==> flow/design.v <==
module top #(parameter WIDTH = 32)
(
	input				   clk,
	input				   rst,
	input 				   div_ready,
	input 				   div_datavalid_i,
	input 	   [WIDTH-1:0] div_dividend_i,
	input 	   [WIDTH-1:0] div_divisor_i,
	output reg 		 	   div_doing_o,
	output reg 		 	   div_qrvalid_o,
	output reg [WIDTH-1:0] div_quotient_o,
	output reg [WIDTH-1:0] div_remainder_o
);
reg [2*WIDTH  :0] div_remainder_r 	[WIDTH-1:0];
reg [2*WIDTH-1:0] div_divisor_r   	[WIDTH-1:0];
reg [  WIDTH-1:0] div_quotient_r  	[WIDTH-1:0];
reg               div_data_valid_r 	[WIDTH-1:0];
reg 		 	  div_qrvalid_r;
reg [WIDTH-1:0]   div_quotiento_r;
reg [WIDTH-1:0]   div_remaindero_r;
always @(posedge clk) begin
    if (rst) begin
    	div_doing_o <= 1'b0;
    end
    else if (div_qrvalid_o) begin
      	div_doing_o <= 1'b0;
    end
    else if(div_datavalid_i) begin
      	div_doing_o <= 1'b1;
    end
end
always @(posedge clk ) begin
	if (rst) begin
    	div_quotient_o 	<= 1'b0;
		div_remainder_o	<= 0;
		div_qrvalid_o	<=0;
    end
	else if (div_ready)begin
		div_quotient_o 	<= 1'b0;
		div_remainder_o	<= 0;
		div_qrvalid_o	<=0;
	end
	else if(div_qrvalid_r)begin
		div_quotient_o 	<= div_quotiento_r;
		div_remainder_o	<= div_remaindero_r;
		div_qrvalid_o	<= div_qrvalid_r;
	end
end
genvar div_m_var;
always @ (posedge clk ) begin
	if (rst) begin
		div_remainder_r	[0] <= {2*WIDTH+1{1'b0}};
		div_divisor_r  	[0] <= {2*WIDTH  {1'b0}};
		div_quotient_r 	[0] <= {  WIDTH  {1'b0}};
		div_data_valid_r[0] <=            1'b0  ;
	end else if (div_datavalid_i) begin
		if (|div_divisor_i) begin 
			div_remainder_r	[0] 	<= (div_dividend_i<<1) - (div_divisor_i<<WIDTH);
			div_divisor_r  	[0] 	<= div_divisor_i<<WIDTH;
			div_quotient_r 	[0] 	<= {  WIDTH  {1'b0}};
			div_data_valid_r[0] 	<=            1'b1  ;
		end else begin
			div_remainder_r	[0] 	<= {2*WIDTH+1{1'b0}};
			div_divisor_r  	[0] 	<= {2*WIDTH  {1'b0}};
			div_quotient_r 	[0] 	<= {  WIDTH  {1'b0}};
			div_data_valid_r[0] 	<=            1'b0  ;
		end
	end else begin
		div_remainder_r	[0]		<= {2*WIDTH+1{1'b0}};
		div_divisor_r  	[0]		<= {2*WIDTH  {1'b0}};
		div_quotient_r 	[0]		<= {  WIDTH  {1'b0}};
		div_data_valid_r[0]		<=            1'b0  ;
	end
end
generate
for (div_m_var=1;div_m_var<WIDTH;div_m_var=div_m_var+1) begin: calculate_cycle
	always @ (posedge clk ) begin
		if (rst) begin
			div_remainder_r[div_m_var] 	<= {2*WIDTH+1{1'b0}};
			div_divisor_r  [div_m_var] 	<= {2*WIDTH  {1'b0}};
			div_quotient_r [div_m_var] 	<= {  WIDTH  {1'b0}};
			div_data_valid_r[div_m_var] <=            1'b0  ;
		end else if (div_data_valid_r[div_m_var-1]) begin
			if (div_remainder_r[div_m_var-1][2*WIDTH]) begin 
				div_remainder_r[div_m_var] <= ((div_remainder_r[div_m_var-1]+div_divisor_r[div_m_var-1])<<1) - div_divisor_r[div_m_var-1];
				div_divisor_r  [div_m_var] <= div_divisor_r  [div_m_var-1];
				div_quotient_r [div_m_var] <= div_quotient_r [div_m_var-1]<<1 ;
				div_data_valid_r[div_m_var] <= div_data_valid_r[div_m_var-1];
			end else begin 
				div_remainder_r[div_m_var] <= (div_remainder_r[div_m_var-1]<<1) - div_divisor_r[div_m_var-1];
				div_divisor_r  [div_m_var] <= div_divisor_r  [div_m_var-1];
				div_quotient_r [div_m_var] <= (div_quotient_r [div_m_var-1]<<1) + 1'b1;
				div_data_valid_r[div_m_var] <= div_data_valid_r[div_m_var-1];
			end
		end else begin
			div_remainder_r[div_m_var] <= div_remainder_r[div_m_var-1];
			div_divisor_r  [div_m_var] <= div_divisor_r  [div_m_var-1];
			div_quotient_r [div_m_var] <= div_quotient_r [div_m_var-1];
			div_data_valid_r[div_m_var] <= div_data_valid_r[div_m_var-1];
		end
	end
end
endgenerate
always @ (posedge clk ) begin
	if (rst) begin
		div_remaindero_r <= {WIDTH{1'b0}};
		div_remaindero_r  <= {WIDTH{1'b0}};
		div_qrvalid_r  <=        1'b0  ;
	end else if (div_data_valid_r[WIDTH-1]) begin
		if (div_remainder_r[WIDTH-1][2*WIDTH]) begin
			div_remaindero_r <= (div_remainder_r[WIDTH-1]+div_divisor_r[WIDTH-1])>>WIDTH;
			div_quotiento_r  <= div_quotient_r [WIDTH-1]<<1;
			div_qrvalid_r  <= div_data_valid_r[WIDTH-1];
		end else begin
			div_remaindero_r <= div_remainder_r[WIDTH-1]>>WIDTH;
			div_quotiento_r  <= (div_quotient_r [WIDTH-1]<<1) + 1'b1;
			div_qrvalid_r  <= div_data_valid_r[WIDTH-1];
		end
	end else begin
			div_qrvalid_r  <= div_data_valid_r[WIDTH-1];
	end
end
endmodule
### Step by step through the tools: top

The steps from the RTL of top to its reports follow in flow order.
Line numbers count from 1 in the design file above.
Library cell names are shortened.
A cell with -- has no value.

* design top: top
* clock: clk
* library: sky130hd
* library corner: tt_025C_1v80

### Word-level counts

Counts by Yosys on the flattened word-level netlist (proc, flatten, opt, wreduce). Print and check cells are left out. Cells with the same type and inputs are merged into one.

* output and inout bits: 66
* flip-flop bits (word level): 4198
* bits of input ports: 68
* word-level cells: 398

* reductions and logical operators: 7
* add/sub/neg operators: 126
* bitwise operators: 4
* muxes and demuxes: 126

Operators by type and width (number)
* subtractor 65 x 64 -> 65 bit: 62
* two-way mux 65 bit: 62
* adder 64 bit: 32
* two-way mux 31 bit: 58
* adder 31 x 1 -> 31 bit with constant B: 29
* subtractor 33 x 64 -> 65 bit: 1
* two-way mux 32 bit: 2
* adder 32 x 1 -> 32 bit with constant B: 1
* OR reduction 32 bit: 1
* OR reduction 2 bit: 4
* two-way mux 3 bit: 2
* inverter 1 bit: 4
* adder 2 x 1 -> 3 bit with constant B: 1
* OR reduction 3 bit: 1
* AND reduction 2 bit: 1
* two-way mux 1 bit: 2

### Longest topological paths

Depth = most cells in a row (Yosys ltp): at word level without a register or memory, in the mapped netlist without a sequential cell, where the memories' decode and read muxes count.

* word-level depth: 4
* ABC_AREA: 0
* gate-level depth with buffers: 29
* mapped depth without buffers: 28

### Synthesis result

The flow's flattened synthesis, as Yosys stat reports it; memories are mapped. The netlist is that of the ABC_AREA named above (0 if unset); the other value can give another one.

Cell types
* dfxtp_1: number 3203, total area 6.41E+04 um^2
* ha_1: number 1986, total area 2.48E+04 um^2
* mux2i_1: number 1671, total area 1.67E+04 um^2
* nor2_1: number 3878, total area 1.46E+04 um^2
* xnor2_1: number 1128, total area 9.88E+03 um^2
* mux2_2: number 773, total area 8.7E+03 um^2
* a21oi_1: number 1694, total area 8.48E+03 um^2
* a21o_1: number 1041, total area 7.81E+03 um^2
* inv_1: number 1641, total area 6.16E+03 um^2
* xor2_1: number 511, total area 4.48E+03 um^2
* o21ai_0: number 808, total area 4.04E+03 um^2
* nand2_1: number 1012, total area 3.8E+03 um^2
* clkbuf_1: number 708, total area 2.66E+03 um^2
* nor2b_1: number 325, total area 2033.2 um^2
* a211oi_1: number 259, total area 1.94E+03 um^2
* o21bai_1: number 257, total area 1929.35 um^2
* nand3_1: number 349, total area 1.75E+03 um^2
* nand2b_1: number 276, total area 1.73E+03 um^2

Other cell types: 82; their cells: 3008.

* sequential part of the area: 65082.4 um^2
* flip-flops: 3235
* buffer cells: 851
* cell area after synthesis: 208472.4 um^2
* cell count: 24528

### Worst setup path after synthesis

Path of least setup slack by OpenSTA after synthesis, without wires, with an ideal clock, recovery checks aside; 20% of the period is set as input and as output delay. Where synthesis merged equal registers, the netlist keeps one of their names.

* path type: reg2reg
* start: register div_remainder_r[1][32]
* end: register div_remainder_r[2][64]
* setup time: 0.120 ns
* path buffers: 0
* data arrival time: 5.403 ns
* delay of the path: 5.523 ns
* path slack: 1.978 ns
* launch time at the first pin: 0.000 ns
* data required time: 7.380 ns
* driving pins on the path: 26
* period: 7.5 ns
* synthesis period reached: 5.522 ns

"delay of the path" is the arrival time less input delay plus setup time.
"driving pins on the path" counts driving pins, that of a launching flip-flop among them; a cell with two outputs on the path counts twice.
"synthesis period reached" is the clock period less the worst setup slack; recovery checks do not enter. This is arithmetic on one report: input and output delays are still those of the set period (20% each).
Between the ends stands the longest chain of elaborated cells between them, by number of cells; it is not shown to be the way that was timed. Of several equally long chains one is given.
A line is the first line of the expression or statement that the cell stems from. Yosys adds cells for indexed reads and writes and turns some case tables into memories.
A register here has more assigning lines than the two given.

* path through: dfxtp_1 > ha_1 > inv_1 > fa_1 > nor2b_1 > o21a_1 > o21ai_0 > a31oi_1 > a31oi_1 > o31a_1 > a2bb2oi_1 > a21oi_1 > a31oi_1 > o21ai_0 > xnor2_1 > mux2_2 > ha_1 > and4_1 > and2_1 > o21ai_0 > o21ai_1 > or4b_1 > a31oi_1 > xnor2_1 > and3_1 > o31a_1
* cells in the longest elaborated chain: 4
* elaborated cells on any way between the ends: 5
* RTL lines with such cells: 4
* classes of those cells: 3 x add/sub; 2 x mux

RTL lines, path post-synthesis
* from (decl): RTL line 14 `reg [2*WIDTH :0] div_remainder_r [WIDTH-1:0];`
* from (assign): RTL line 85 `div_remainder_r[div_m_var] <= ((div_remainder_r[div_m_var-1]+div_divisor_r[div_m_var-1])<<1) - div_divisor_r[d ...`
* from (assign): RTL line 90 `div_remainder_r[div_m_var] <= (div_remainder_r[div_m_var-1]<<1) - div_divisor_r[div_m_var-1];`
* adder 64 bit: RTL line 85
* subtractor 65 x 64 -> 65 bit: RTL line 85
* two-way mux 65 bit: RTL line 84 `if (div_remainder_r[div_m_var-1][2*WIDTH]) begin`
* two-way mux 65 bit: RTL line 83 `end else if (div_data_valid_r[div_m_var-1]) begin`
* to (assign): RTL line 85
* to (assign): RTL line 90
* to (decl): RTL line 14

### Path in the finished layout

From the final timing report of run A: the path of least setup slack in the routed layout; clock arrival at registers is part of the times.

* path type: reg2reg
* start: register div_remainder_r[3][32]
* end: register div_remainder_r[4][57]
* path slack: 0.42 ns
* period: 6.58 ns
* data required time: 7.47 ns
* path buffers: 0
* driving pins on the path: 25
* launch time at the first pin: 0.99 ns
* setup time: 0.11 ns
* data arrival time: 7.05 ns

Between the ends stands the longest chain of elaborated cells between them, by number of cells; it is not shown to be the way that was timed. Of several equally long chains one is given.
A register here has more assigning lines than the two given.

* path through: dfxtp_1 > ha_1 > inv_1 > fa_1 > nor2b_1 > o21a_1 > or2_2 > a21oi_1 > o21ai_0 > a21o_1 > o32a_1 > a21o_1 > a21o_1 > a21o_1 > a211oi_1 > o31ai_1 > ha_1 > a21oi_1 > o2111ai_1 > a2111oi_0 > nor2_1 > a21oi_1 > o21ai_0 > mux2i_1 > a311o_1
* cells in the longest elaborated chain: 4
* elaborated cells on any way between the ends: 5
* RTL lines with such cells: 4
* classes of those cells: 3 x add/sub; 2 x mux

RTL lines, path after layout
* from (decl): RTL line 14 `reg [2*WIDTH :0] div_remainder_r [WIDTH-1:0];`
* from (assign): RTL line 85 `div_remainder_r[div_m_var] <= ((div_remainder_r[div_m_var-1]+div_divisor_r[div_m_var-1])<<1) - div_divisor_r[d ...`
* from (assign): RTL line 90 `div_remainder_r[div_m_var] <= (div_remainder_r[div_m_var-1]<<1) - div_divisor_r[div_m_var-1];`
* adder 64 bit: RTL line 85
* subtractor 65 x 64 -> 65 bit: RTL line 85
* two-way mux 65 bit: RTL line 84 `if (div_remainder_r[div_m_var-1][2*WIDTH]) begin`
* two-way mux 65 bit: RTL line 83 `end else if (div_data_valid_r[div_m_var-1]) begin`
* to (assign): RTL line 85
* to (assign): RTL line 90
* to (decl): RTL line 14

Ticket comment

Module top, platform sky130hd: 4 stored runs of the flow (Yosys, OpenROAD) with differing settings, in no particular order. Input and output delays are each 20% of the period that was set; the output load is 0.01 pF.
"clock period reached" is the run's clock period less its worst setup slack. It is reckoned from that one timing run; input and output delays stay at 20% of the period that was set.
"time of the worst setup path" means the part of the period allowed to the worst setup path (the constraints hold back 20% at inputs and 20% at outputs) less its slack; where the path has registers, the arrival times of their clocks count too.
"power consumption" is the tool's figure for a default switching activity; nothing was simulated.

### Run A

Settings: `CORE_UTILIZATION=40`, `period_ns=6.58`, `CAP_MARGIN=20`, `CORE_MARGIN=2`, `SLEW_MARGIN=20`

- Power consumption: 45665 uW
- Area inside the die boundary: 526974.0 um^2
- Clock period reached: 6.159 ns
- Time of the worst setup path: 6.16 ns
- Class of the worst setup path: reg2reg
- Setup slack of the worst path: 0.421 ns
- Standard-cell area after layout: 229508.0 um^2
- Sum of negative setup slack: 0.000 ns
- Netlist area reported by Yosys: 208472.4 um^2
- Worst hold slack in the final report: 0.401 ns

### Run B

Settings: `CORE_UTILIZATION=40`, `period_ns=7.5`, `CAP_MARGIN=20`, `CORE_MARGIN=2`, `SLEW_MARGIN=20`

- Power consumption: 39893 uW
- Area inside the die boundary: 526974.0 um^2
- Clock period reached: 6.448 ns
- Time of the worst setup path: 6.45 ns
- Class of the worst setup path: reg2reg
- Setup slack of the worst path: 1.052 ns
- Standard-cell area after layout: 229081.0 um^2
- Sum of negative setup slack: 0.000 ns
- Netlist area reported by Yosys: 208472.4 um^2
- Worst hold slack in the final report: 0.399 ns

### Run C

Settings: `ABC_AREA=1`, `CORE_ASPECT_RATIO=1.21`, `CORE_MARGIN=6`, `CORE_UTILIZATION=67`, `CTS_CLUSTER_SIZE=54`, `GPL_TIMING_DRIVEN=0`, `MIN_ROUTING_LAYER=met2`, `PLACE_DENSITY_LB_ADDON=0.26`, `SETUP_SLACK_MARGIN=-0.63`, `period_ns=6.45`, `CAP_MARGIN=20`, `SLEW_MARGIN=20`

Incomplete, routing halted on GRT-0116.

### Run D

Settings: `CAP_MARGIN=20`, `CELL_PAD_IN_SITES_DETAIL_PLACEMENT=1`, `CORE_ASPECT_RATIO=1.65`, `CORE_UTILIZATION=40`, `CTS_CLUSTER_DIAMETER=256`, `GPL_ROUTABILITY_DRIVEN=0`, `MIN_ROUTING_LAYER=met1`, `SLEW_MARGIN=20`, `TNS_END_PERCENT=65`, `period_ns=7.5`, `CORE_MARGIN=2`

- Power consumption: 38913 uW
- Area inside the die boundary: 527154.0 um^2
- Clock period reached: 6.716 ns
- Time of the worst setup path: 6.72 ns
- Class of the worst setup path: reg2reg
- Setup slack of the worst path: 0.784 ns
- Standard-cell area after layout: 228022.0 um^2
- Sum of negative setup slack: 0.000 ns
- Netlist area reported by Yosys: 208472.4 um^2
- Worst hold slack in the final report: 0.404 ns
